==> flow/design.v <==
module fsm(
input logic CLK_50M,
output logic [15:0] audiodata,
input logic [31:0] flash_mem_readdata,
input logic flash_mem_readdatavalid,
input logic reset,
input logic direction,
output logic [6:0] state,
input logic newclock1,
output flash_mem_read,
input logic idle,
output logic [15:0] out,
output [3:0] flash_mem_byteenable
);
parameter [6:0] start = 7'b000_0000;
parameter [6:0] read = 7'b010_0000;
parameter [6:0] waitread = 7'b110_1111;
parameter [6:0] play1 = 7'b101_1111;
parameter [6:0] play2 = 7'b111_1111;
always_ff @ (posedge CLK_50M, posedge reset)
	begin
	if (reset) begin
		state<=start;
		audiodata<=16'b0;
		end
	else 
		begin
		case(state)
		start: if(idle)begin
			state<=read;
			end
			else
			state<=start;
		read:begin
			state<=waitread;
			end
		waitread:begin
			if ( flash_mem_readdatavalid==1'b1) state<= play1;
			end	
		play1:
			begin 
			if (direction)
				begin
				if(newclock1) 
					begin
					state<=start;
					audiodata<= flash_mem_readdata [31:16];
					end
				else 
				audiodata<= flash_mem_readdata [31:16];
				end
			else
				begin 
				if(newclock1) 
					begin
					audiodata<= flash_mem_readdata [15:0];
					state<=play2;
					end
				else
				audiodata<= flash_mem_readdata [15:0];
				end
			end
		play2:
			begin 
			if (direction)
				begin
				if(newclock1) 
					begin
					state<=start;
					audiodata<= flash_mem_readdata [15:0];
					end
				else 
				audiodata<= flash_mem_readdata [15:0];
				end
			else
				begin
				if(newclock1) 
					begin
					state<=start;
					audiodata<= flash_mem_readdata [31:16];
					end
				else 
				audiodata<= flash_mem_readdata [31:16];
				end
			end
		default: state<=start;
		endcase
end 
		end 
assign flash_mem_read=~state[4];
assign flash_mem_byteenable={~state[3],~state[2],~state[1],~state[0]};
assign out =flash_mem_readdata[15:0];
endmodule 
module clockdiv (input logic [31:0] d,input logic [31:0] desiredfreq,input logic clk, input logic rst, output logic reset, output logic newclock);
always_ff @ (posedge clk, posedge rst)
begin
	if (rst)
		begin
		newclock<=1'b0;
		reset<=1'b0;
		end
	else if (d==((32'd25000000/(desiredfreq))-32'd1))
		begin
		newclock<=1'b1;
		reset<=1'b0;
		end
	else if (d>=((32'd50000000/(desiredfreq))-32'b1))
		begin
		newclock<=1'b0;
		reset<=1'b1;
		end
	else
		begin
		newclock<= newclock;
		reset<=1'b0;
		end
end
endmodule
module counter(input logic clk, input logic rst, input logic reset, output logic [31:0] Q);
always_ff @ (posedge clk, posedge rst)
begin 
	if (rst)
		Q<=32'b0;
	else if (reset)
		begin
		Q<=32'b1;
		end
	else
		Q<=Q+32'b1;
end
endmodule
module flipflop #(parameter width = 23)(input logic clk, input logic rst, input logic [width-1:0] d, output logic [width-1:0] q);
always_ff @(posedge clk, posedge rst)
if (rst) q<={width{1'b0}};
else q<=d;
endmodule
module keyboardaddr (input logic [22:0]  currentaddr,
	input logic D, E, B, F, R,
	output logic [1:0] state,
	input logic clk,
	input logic rst,
	input logic en,
output logic idle,
	output logic [22:0] nextaddr
	);
	parameter idleFW = 2'b00;
	parameter idleBW = 2'b01;
	parameter FW = 2'b10;
	parameter BW = 2'b11;
assign idle=state[1];	
	always_ff @ (posedge clk, posedge rst)
	begin
				if (rst) begin
					state<=idleFW;
					nextaddr<=23'b0;
				end
				else if (en)
					case(state)
					idleFW:	 
							if(R) begin		 
								state<=idleFW;
								nextaddr<=1'b0;
								end
							else if(B) begin  
								state<=idleBW;
								nextaddr<=currentaddr;	
								end
							else if(E) begin	 
								state<=FW;
								nextaddr<=currentaddr+1'b1;
								end
							else begin		 
								state<=idleFW;
								nextaddr<=currentaddr;
								end
					idleBW:
							if(R) begin		 
								state<=idleBW;
								nextaddr<=1'b0;
								end
							else if(F) begin		 
								state<=idleFW;
								nextaddr<=currentaddr;	
								end
							else if(B) begin		 
								state<=BW;
								nextaddr<=currentaddr+1'b1;
								end
							else begin		 
								state<=idleBW;
								nextaddr<=currentaddr;
								end
					FW:			
							if(currentaddr==32'h7ffff) begin
						nextaddr<=32'b0;
							end
							else if(R) begin		 
									state<=FW;
									nextaddr<=32'b0;
								end
								else if(B) begin		 
									state<=BW;
									nextaddr<=currentaddr-1'b1;	
								end
								else if(D) begin		 
									state<=idleFW;
									nextaddr<=currentaddr;
								end
								else begin		 
									state<=FW;
									nextaddr<=currentaddr+1'b1;						
								end
					BW:
			if(currentaddr==32'b0) begin
				nextaddr<=32'h7ffff;
				end
							else if(R) begin 
								state<=BW;
								nextaddr<=32'h7ffff;
								end
							else if(F) begin		 
								state<=FW;
								nextaddr<=currentaddr+1'b1;	
								end
							else if(D) begin		 
								state<=idleBW;
								nextaddr<=currentaddr;
								end
							else begin		 
								state<=BW;
								nextaddr<=currentaddr-1'b1;
								end
						default: state<= idleFW;
				endcase
			end
endmodule
module vDFF(clk, rst, en, in, out);
	input logic clk;
	input logic rst;
	input logic en;
	input logic [22:0] in;
	output logic [22:0] out;
	always_ff @(posedge clk, posedge rst)
		if (rst) out<=23'b0;
		else if (en) out<=in;
endmodule 
module keyboardint(kbd, D,E,B,F,R);
	input logic [7:0] kbd;
	output D,E,B,F,R;
parameter character_B =8'h42;
parameter character_D =8'h44;
parameter character_E =8'h45;
parameter character_F =8'h46;
parameter character_R =8'h52;
parameter character_lowercase_b= 8'h62;
parameter character_lowercase_d= 8'h64;
parameter character_lowercase_e= 8'h65;
parameter character_lowercase_f= 8'h66;
parameter character_lowercase_r= 8'h72;
		assign D = (character_D == kbd)| (character_lowercase_d == kbd);
		assign E = (character_E == kbd)| (character_lowercase_e == kbd);
		assign B = (character_B == kbd)| (character_lowercase_b == kbd);
		assign F = (character_F == kbd)| (character_lowercase_f == kbd);
		assign R = (character_R == kbd)| (character_lowercase_r == kbd);
endmodule
module keyintegration(clk,rst,addvalue,prevaddvalue,keys);
	input logic clk;
	input logic rst;
	input logic [2:0] keys;
	output logic [31:0] addvalue;
	input logic [31:0] prevaddvalue;
	always_ff @(posedge clk, posedge rst)begin
			if(rst) begin
				addvalue<=0;
			end
			else if(keys[2]) begin
				addvalue<=0;
			end
			else if(keys[1]) begin
				addvalue<=prevaddvalue+32'd1000;
			end
			else if(keys[0]) begin
				addvalue<=prevaddvalue-32'd1000;
			end
			else begin
				addvalue<=prevaddvalue;
			end
		end
endmodule
`default_nettype none
module ipod_player(
    input  logic        clk,
    input  logic        reset,
    input  logic [7:0]  kbd_ascii,
    input  logic        speed_up,
    input  logic        speed_down,
    input  logic        speed_reset,
    input  logic        direction,
    input  logic [31:0] flash_readdata,
    input  logic        flash_readdatavalid,
    output logic        flash_read,
    output logic [3:0]  flash_byteenable,
    output logic [22:0] flash_address,
    output logic [15:0] audio_data,
    output logic        sample_clk
);
logic D,B,E,F,R;
logic [1:0] state2;
logic idle;
logic [6:0] state;
logic [15:0] out;
logic [22:0] nextaddress;
logic [22:0] currentaddress;
logic newclock1;
logic newclock1_q;
logic addr_en;
logic [31:0] d1;
logic resetcounter1;
logic [31:0] prevaddvalue;
logic [31:0] addvalue;
logic edgeclock1;
keyintegration speedcontrol(.clk(clk),.rst(reset),.addvalue(addvalue),.prevaddvalue(prevaddvalue),.keys({speed_reset,speed_up,speed_down}));
flipflop #(32) addvalueff (.clk(clk), .rst(reset), .d(addvalue), .q(prevaddvalue));
clockdiv div1 (.d(d1),.desiredfreq(32'd22000+addvalue),.clk(clk),.rst(reset),.reset(resetcounter1),.newclock(newclock1));
counter counter1 (.clk(clk), .rst(reset), .reset(resetcounter1), .Q(d1));
always_ff @(posedge clk, posedge reset)
    if (reset) newclock1_q <= 1'b0;
    else       newclock1_q <= newclock1;
assign addr_en = newclock1 & ~newclock1_q;
keyboardaddr addressset (.currentaddr(currentaddress),.clk(clk),.rst(reset),.en(addr_en),.idle(idle),.state(state2),.D(D),.E(E),.B(B),.F(F),.R(R),.nextaddr(nextaddress));
keyboardint keyboardinput (.kbd(kbd_ascii), .D(D), .E(E), .B(B), .F(F), .R(R));
vDFF addrVDFF(.clk(clk),.rst(reset),.en(addr_en),.in(nextaddress),.out(currentaddress));
doublesync newclock_doublsync(.indata(newclock1), .outdata(edgeclock1), .clk(clk), .reset(reset));
fsm flash(
.CLK_50M(clk),
.direction(direction),
.audiodata(audio_data),
.flash_mem_readdata(flash_readdata),
.flash_mem_readdatavalid(flash_readdatavalid),
.reset(reset),
.state(state),
.out(out),
.idle(idle),
.newclock1(edgeclock1),
.flash_mem_byteenable(flash_byteenable),
.flash_mem_read(flash_read)
);
assign flash_address = currentaddress[22:0];
assign sample_clk = newclock1;
endmodule
module doublesync(input logic indata, input logic clk, input logic reset, output logic outdata);
logic reg1;
always_ff @(posedge clk, posedge reset)
    if (reset) begin
        reg1 <= 1'b0;
        outdata <= 1'b0;
    end else begin
        reg1 <= indata;
        outdata <= reg1;
    end
endmodule
`default_nettype wire
**Step by step through the tools: ipod_player**

The steps from the RTL of ipod_player to its reports follow in flow order.
Lines are those of the file above, counted from 1.
A cell with - has no value.

- Top: ipod_player
- Clock port: clk
- Standard-cell library: sky130hd
- Library corner: tt_025C_1v80

**Word-level counts**

Yosys after proc, flatten, opt, wreduce and memory -nomap, before mapping. Memory bits, and registers merged into a memory's read port (data or address), are not among the register bits. Print and check cells are not counted. Equal cells are merged and count once.

- Add/subtract/negate cells: 8
- Divide/modulo/power cells: 2
- $lt $le $gt $ge: 1
- Equality and inequality tests: 23
- Mux-type cells: 47
- Bitwise gates (word level): 12
- Reductions and logical operators: 8

Operators by type and width:

| operator | number |
|---|---|
| 26-bit by 32-bit divider with 32-bit output with constant A | 1 |
| 25-bit by 32-bit divider with 32-bit output with constant A | 1 |
| 23-bit 2-to-1 mux | 14 |
| 32-bit 2-to-1 mux | 4 |
| 23-bit parallel mux with 4-bit select | 1 |
| 7-bit by 8-bit equality test with 1-bit output with constant A | 10 |
| 32-bit by 1-bit subtractor with 32-bit output with constant B | 2 |
| 7-bit parallel mux with 5-bit select | 1 |
| 15-bit by 32-bit adder with 32-bit output with constant A | 1 |
| 32-bit by 1-bit adder with 32-bit output with constant B | 1 |
| 32-bit by 10-bit adder with 32-bit output with constant B | 1 |
| 32-bit by 10-bit subtractor with 32-bit output with constant B | 1 |
| 32-bit greater-or-equal comparator | 1 |
| 32-bit equality test | 1 |
| 16-bit parallel mux with 2-bit select | 1 |
| 16-bit 2-to-1 mux | 2 |
| 2-bit 2-to-1 mux | 14 |
| 7-bit 2-to-1 mux | 4 |
| 23-bit by 1-bit adder with 23-bit output with constant B | 1 |
| 23-bit by 1-bit subtractor with 23-bit output with constant B | 1 |
| 23-bit by 19-bit equality test with 1-bit output with constant B | 1 |
| 23-bit zero test | 1 |
| 7-bit equality test with constant B | 3 |
| 2-bit parallel mux with 4-bit select | 1 |
| 7-bit by 6-bit equality test with 1-bit output with constant B | 1 |
| 7-bit zero test | 1 |
| 1-bit inverter | 6 |
| 2-bit != test with constant B | 3 |

Not listed: further kinds 12, cells in them 21.

- Bits in registers: 171
- Bits of input ports: 47
- Output and inout port bits: 45
- Cells after elaboration: 113

**Logic depth**

Depth = most cells in a row (Yosys ltp): at word level without a register or memory, in the mapped netlist without a sequential cell, where the memories' decode and read muxes count.

- Depth in word-level cells: 7
- ABC_AREA: 0
- Gate-level depth with buffers: 392
- Mapped depth without buffers: 346

**Synthesis result**

Source: synth_stat.txt of the flow (Yosys; design flattened, memories mapped). It holds for the ABC_AREA given above (unset counts as 0); a run with the other value may have another netlist.

Cells by type:

| cell | number |
|---|---|
| sky130_fd_sc_hd__ha_1 | 1,011 |
| sky130_fd_sc_hd__xnor2_1 | 553 |
| sky130_fd_sc_hd__a21oi_1 | 941 |
| sky130_fd_sc_hd__nor2_1 | 1,198 |
| sky130_fd_sc_hd__dfrtp_1 | 171 |
| sky130_fd_sc_hd__nand2_1 | 1,099 |
| sky130_fd_sc_hd__o21ai_0 | 712 |
| sky130_fd_sc_hd__a21o_1 | 402 |
| sky130_fd_sc_hd__xor2_1 | 326 |
| sky130_fd_sc_hd__o21a_1 | 249 |
| sky130_fd_sc_hd__nor3_1 | 319 |
| sky130_fd_sc_hd__nand3_1 | 300 |
| sky130_fd_sc_hd__mux2_2 | 126 |
| sky130_fd_sc_hd__inv_1 | 357 |
| sky130_fd_sc_hd__clkbuf_1 | 268 |
| sky130_fd_sc_hd__nand2b_1 | 162 |
| sky130_fd_sc_hd__a31oi_1 | 154 |
| sky130_fd_sc_hd__or3_1 | 139 |

Other cell types: 99; their cells: 2037.

- Cell count: 10,524
- Mapped area: 71,682.5 um2
- Sequential area: 4,279.1 um2
- Mapped flip-flops: 171
- Buffer cells: 390

By module: a second synthesis without flattening, with its own total; a netlist apart from the flattened one above.

- Cells (unflattened synthesis): 10,689
- Area (unflattened synthesis): 73,663.1 um2

Each row is one instance without its submodules.

By module:

| module | instances | cells | area (um2) | sequential area (um2) |
|---|---|---|---|---|
| clockdiv | 1 | 9,383 | 62,319.8 | 50.0 |
| keyboardaddr | 1 | 556 | 3,792.4 | 625.6 |
| keyintegration | 1 | 242 | 2,109.5 | 800.8 |
| counter | 1 | 166 | 1,614.0 | 800.8 |
| fsm | 1 | 150 | 1,357.6 | 575.6 |
| vDFF | 1 | 49 | 860.8 | 575.6 |
| flipflop #(width=32) | 1 | 33 | 804.5 | 800.8 |
| ipod_player | 1 | 98 | 680.7 | 25.0 |
| keyboardint | 1 | 9 | 70.1 | 0.0 |
| doublesync | 1 | 3 | 53.8 | 50.0 |

**Timing after synthesis**

Source: OpenSTA report_checks on the synthesized netlist (no wires, ideal clock, input and output delay 20% of the period each), path of least setup slack; recovery checks are left aside. Register names are those of the netlist, which keeps one name where synthesis merged equal registers.

- Path type: register to register
- Start point: reg speedcontrol.addvalue[4]
- End point: reg div1.newclock
- Period: 100.0 ns
- Time at the first pin: 0.000 ns
- Data arrival time: 82.974 ns
- Setup slack: 16.961 ns
- Delay of the path: 83.039 ns
- Stages on the path: 359
- Period reached after synthesis: 83.039 ns

"delay of the path" is the arrival time less input delay plus setup time.
"stages on the path": output pins that drive a net of the path, with the launching flip-flop's if there is one; two outputs of one cell count as two.
"period reached after synthesis" is the clock period less the worst setup slack; recovery checks do not enter. This is arithmetic on one report: input and output delays are still those of the set period (20% each).
Between the ends stands the longest chain of elaborated cells between them, by number of cells; it is not shown to be the way that was timed. Of several equally long chains one is given.
A line is the first line of the expression or statement that the cell stems from. Yosys adds cells for indexed reads and writes and turns some case tables into memories.
At most two assigning lines are given for a register; there are more.

- Cell sequence: sky130_fd_sc_hd__dfrtp_1 sky130_fd_sc_hd__clkbuf_1 sky130_fd_sc_hd__inv_1 sky130_fd_sc_hd__ha_1 sky130_fd_sc_hd__buf_2 sky130_fd_sc_hd__or4b_4 sky130_fd_sc_hd__a2111o_1 sky130_fd_sc_hd__nand4_1 sky130_fd_sc_hd__xor2_1 sky130_fd_sc_hd__nand4_2 sky130_fd_sc_hd__or4_1 sky130_fd_sc_hd__nor4_1 sky130_fd_sc_hd__o211ai_1 sky130_fd_sc_hd__nor2_1 sky130_fd_sc_hd__ha_1 sky130_fd_sc_hd__nor2_1 sky130_fd_sc_hd__a2111oi_0 sky130_fd_sc_hd__a311oi_1 (+323 left out) sky130_fd_sc_hd__nor2_1 sky130_fd_sc_hd__ha_1 sky130_fd_sc_hd__ha_1 sky130_fd_sc_hd__a21o_1 sky130_fd_sc_hd__a21o_1 sky130_fd_sc_hd__a21o_1 sky130_fd_sc_hd__a21o_1 sky130_fd_sc_hd__a21o_1 sky130_fd_sc_hd__a21o_1 sky130_fd_sc_hd__a21o_1 sky130_fd_sc_hd__a21o_1 sky130_fd_sc_hd__a21o_1 sky130_fd_sc_hd__a21oi_1 sky130_fd_sc_hd__o21ai_0 sky130_fd_sc_hd__a221oi_1 sky130_fd_sc_hd__o31ai_1 sky130_fd_sc_hd__a221oi_1 sky130_fd_sc_hd__a21o_1
- Length of the longest elaborated chain: 6

RTL lines, path post-synthesis:

| element | line | source |
|---|---|---|
| from (decl) | 270 | `output logic [31:0] addvalue;` |
| from (assign) | 280 | `addvalue<=prevaddvalue+32'd1000;` |
| from (assign) | 283 | `addvalue<=prevaddvalue-32'd1000;` |
| 15-bit by 32-bit adder with 32-bit output | 324 | `clockdiv div1 (.d(d1),.desiredfreq(32'd22000+addvalue),.clk(clk),.rst(reset),.reset(resetcounter1),.newclock(n ...` |
| 26-bit by 32-bit divider with 32-bit output | 107 | `else if (d>=((32'd50000000/(desiredfreq))-32'b1))` |
| 32-bit by 1-bit subtractor with 32-bit output | 107 |  |
| 32-bit greater-or-equal comparator | 107 |  |
| 1-bit 2-to-1 mux | 107 |  |
| 1-bit 2-to-1 mux | 102 | `else if (d==((32'd25000000/(desiredfreq))-32'd1))` |
| to (assign) | 104 | `newclock<=1'b1;` |
| to (assign) | 114 | `newclock<= newclock;` |
| to (decl) | 94 | `module clockdiv (input logic [31:0] d,input logic [31:0] desiredfreq,input logic clk, input logic rst, output ...` |

**Timing after layout**

From the final timing report of entry B: the path of least setup slack in the routed layout; clock arrival at registers is part of the times.

- Path type: register to register
- Start point: reg speedcontrol.addvalue[0]
- End point: reg div1.reset
- Period: 70.7 ns
- Time at the first pin: 0.54 ns
- Data arrival time: 73.93 ns
- Setup slack: -2.80 ns
- Stages on the path: 356

Between the ends stands the longest chain of elaborated cells between them, by number of cells; it is not shown to be the way that was timed. Of several equally long chains one is given.
At most two assigning lines are given for a register; there are more.

- Cell sequence: sky130_fd_sc_hd__dfrtp_4 sky130_fd_sc_hd__buf_6 sky130_fd_sc_hd__buf_6 sky130_fd_sc_hd__buf_8 sky130_fd_sc_hd__buf_8 sky130_fd_sc_hd__clkbuf_8 sky130_fd_sc_hd__clkbuf_2 sky130_fd_sc_hd__buf_12 sky130_fd_sc_hd__clkbuf_8 sky130_fd_sc_hd__clkbuf_4 sky130_fd_sc_hd__clkbuf_8 sky130_fd_sc_hd__buf_4 sky130_fd_sc_hd__buf_6 sky130_fd_sc_hd__clkbuf_2 sky130_fd_sc_hd__and2_4 sky130_fd_sc_hd__ha_4 sky130_fd_sc_hd__nor2b_4 sky130_fd_sc_hd__o21a_1 (+320 left out) sky130_fd_sc_hd__buf_6 sky130_fd_sc_hd__buf_4 sky130_fd_sc_hd__nand3_4 sky130_fd_sc_hd__nor4_4 sky130_fd_sc_hd__buf_6 sky130_fd_sc_hd__o21ai_0 sky130_fd_sc_hd__xor2_1 sky130_fd_sc_hd__ha_1 sky130_fd_sc_hd__a21oi_1 sky130_fd_sc_hd__nor2b_1 sky130_fd_sc_hd__o21ai_1 sky130_fd_sc_hd__nand2b_1 sky130_fd_sc_hd__a21oi_2 sky130_fd_sc_hd__nor2b_1 sky130_fd_sc_hd__o21ai_0 sky130_fd_sc_hd__nand2b_1 sky130_fd_sc_hd__a221oi_2 sky130_fd_sc_hd__nor2_1
- Length of the longest elaborated chain: 6

RTL lines, path post-layout:

| element | line | source |
|---|---|---|
| from (decl) | 270 | `output logic [31:0] addvalue;` |
| from (assign) | 280 | `addvalue<=prevaddvalue+32'd1000;` |
| from (assign) | 283 | `addvalue<=prevaddvalue-32'd1000;` |
| 15-bit by 32-bit adder with 32-bit output | 324 | `clockdiv div1 (.d(d1),.desiredfreq(32'd22000+addvalue),.clk(clk),.rst(reset),.reset(resetcounter1),.newclock(n ...` |
| 26-bit by 32-bit divider with 32-bit output | 107 | `else if (d>=((32'd50000000/(desiredfreq))-32'b1))` |
| 32-bit by 1-bit subtractor with 32-bit output | 107 |  |
| 32-bit greater-or-equal comparator | 107 |  |
| 1-bit 2-to-1 mux | 107 |  |
| 1-bit 2-to-1 mux | 102 | `else if (d==((32'd25000000/(desiredfreq))-32'd1))` |
| to (assign) | 100 | `reset<=1'b0;` |
| to (assign) | 105 | `reset<=1'b0;` |
| to (decl) | 94 | `module clockdiv (input logic [31:0] d,input logic [31:0] desiredfreq,input logic clk, input logic rst, output ...` |

## Implementation results

Measured results for ipod_player: 3 stored runs of the Yosys and OpenROAD flow on sky130hd. The settings differ; the order carries no meaning. The constraints put input and output delay at 20% of the set period each and load the outputs with 0.01 pF.
"allowed time less slack (worst setup path)" means the part of the period allowed to the worst setup path (the constraints hold back 20% at inputs and 20% at outputs) less its slack; where the path has registers, the arrival times of their clocks count too.

### Entry A

==> flow/run.sh <==
#!/bin/bash
# the make line also repeats the synthesis and layout settings of config.mk as NAME=value (left out here)
make -C /OpenROAD-flow-scripts/flow DESIGN_CONFIG=/design/flow/config.mk WORK_HOME=/design/flow/orfs CLKGATE_MAP_FILE= finish
==> flow/config.mk <==
export PLATFORM = sky130hd
export DESIGN_NAME = ipod_player
export DESIGN_NICKNAME = ipod_player
export VERILOG_FILES = /design/flow/design.v
export SDC_FILE = /design/flow/constraint.sdc
export NUM_CORES = 4
export LEC_CHECK = 0
export ABC_AREA = 1
export CAP_MARGIN = 0
export CELL_PAD_IN_SITES_DETAIL_PLACEMENT = 1
export CELL_PAD_IN_SITES_GLOBAL_PLACEMENT = 0
export CORE_ASPECT_RATIO = 1.24
export CORE_MARGIN = 10
export CORE_UTILIZATION = 40
export GPL_TIMING_DRIVEN = 0
export HOLD_SLACK_MARGIN = 0.06
export MAX_ROUTING_LAYER = met5
export MIN_ROUTING_LAYER = met2
export SETUP_SLACK_MARGIN = 5.0
export SLEW_MARGIN = 20
export TNS_END_PERCENT = 50
==> flow/constraint.sdc <==
create_clock -name core_clock -period 70.7 [get_ports {clk}]
set_input_delay 14.1400 -clock core_clock [delete_from_list [all_inputs] [get_ports {clk}]]
set_output_delay 14.1400 -clock core_clock [all_outputs]
set_load 0.01 [all_outputs]

Outcome of entry A: no final report: routing broke off with GRT-0232

### Entry B

==> flow/run.sh <==
#!/bin/bash
# the make line also repeats the synthesis and layout settings of config.mk as NAME=value (left out here)
make -C /OpenROAD-flow-scripts/flow DESIGN_CONFIG=/design/flow/config.mk WORK_HOME=/design/flow/orfs CLKGATE_MAP_FILE= finish
==> flow/config.mk <==
export PLATFORM = sky130hd
export DESIGN_NAME = ipod_player
export DESIGN_NICKNAME = ipod_player
export VERILOG_FILES = /design/flow/design.v
export SDC_FILE = /design/flow/constraint.sdc
export NUM_CORES = 4
export LEC_CHECK = 0
export CAP_MARGIN = 20
export CELL_PAD_IN_SITES_DETAIL_PLACEMENT = 1
export CELL_PAD_IN_SITES_GLOBAL_PLACEMENT = 3
export CORE_ASPECT_RATIO = 1.24
export CORE_MARGIN = 10
export CORE_UTILIZATION = 40
export GPL_TIMING_DRIVEN = 0
export HOLD_SLACK_MARGIN = 0.06
export MAX_ROUTING_LAYER = met4
export MIN_ROUTING_LAYER = met1
export SETUP_SLACK_MARGIN = 5.0
export SLEW_MARGIN = 20
==> flow/constraint.sdc <==
create_clock -name core_clock -period 70.7 [get_ports {clk}]
set_input_delay 14.1400 -clock core_clock [delete_from_list [all_inputs] [get_ports {clk}]]
set_output_delay 14.1400 -clock core_clock [all_outputs]
set_load 0.01 [all_outputs]

Results of entry B:
- Total die area: 196,637.0 um2
- Post-route worst hold slack: 0.380 ns
- Netlist area reported by Yosys: 71,682.5 um2
- Post-layout utilization: 55.8 %
- Allowed time less slack (worst setup path): 73.50 ns
- Worst path kind: register to register
- Standard-cell area after layout: 99,253.9 um2
- Lowest setup slack: -2.803 ns

### Entry C

==> flow/run.sh <==
#!/bin/bash
# the make line also repeats the synthesis and layout settings of config.mk as NAME=value (left out here)
make -C /OpenROAD-flow-scripts/flow DESIGN_CONFIG=/design/flow/config.mk WORK_HOME=/design/flow/orfs CLKGATE_MAP_FILE= finish
==> flow/config.mk <==
export PLATFORM = sky130hd
export DESIGN_NAME = ipod_player
export DESIGN_NICKNAME = ipod_player
export VERILOG_FILES = /design/flow/design.v
export SDC_FILE = /design/flow/constraint.sdc
export NUM_CORES = 4
export LEC_CHECK = 0
export CAP_MARGIN = 15
export CORE_MARGIN = 2
export CORE_UTILIZATION = 40
export GPL_TIMING_DRIVEN = 0
export HOLD_SLACK_MARGIN = 0.21
export PLACE_DENSITY_LB_ADDON = 0.09
export SETUP_SLACK_MARGIN = 5.0
export SLEW_MARGIN = 20
export TNS_END_PERCENT = 15
==> flow/constraint.sdc <==
create_clock -name core_clock -period 100.0 [get_ports {clk}]
set_input_delay 20.0000 -clock core_clock [delete_from_list [all_inputs] [get_ports {clk}]]
set_output_delay 20.0000 -clock core_clock [all_outputs]
set_load 0.01 [all_outputs]

Results of entry C:
- Total die area: 182,607.0 um2
- Post-route worst hold slack: 0.387 ns
- Netlist area reported by Yosys: 71,682.5 um2
- Post-layout utilization: 44.8 %
- Allowed time less slack (worst setup path): 91.81 ns
- Worst path kind: register to register
- Standard-cell area after layout: 79,866.6 um2
- Lowest setup slack: 8.194 ns
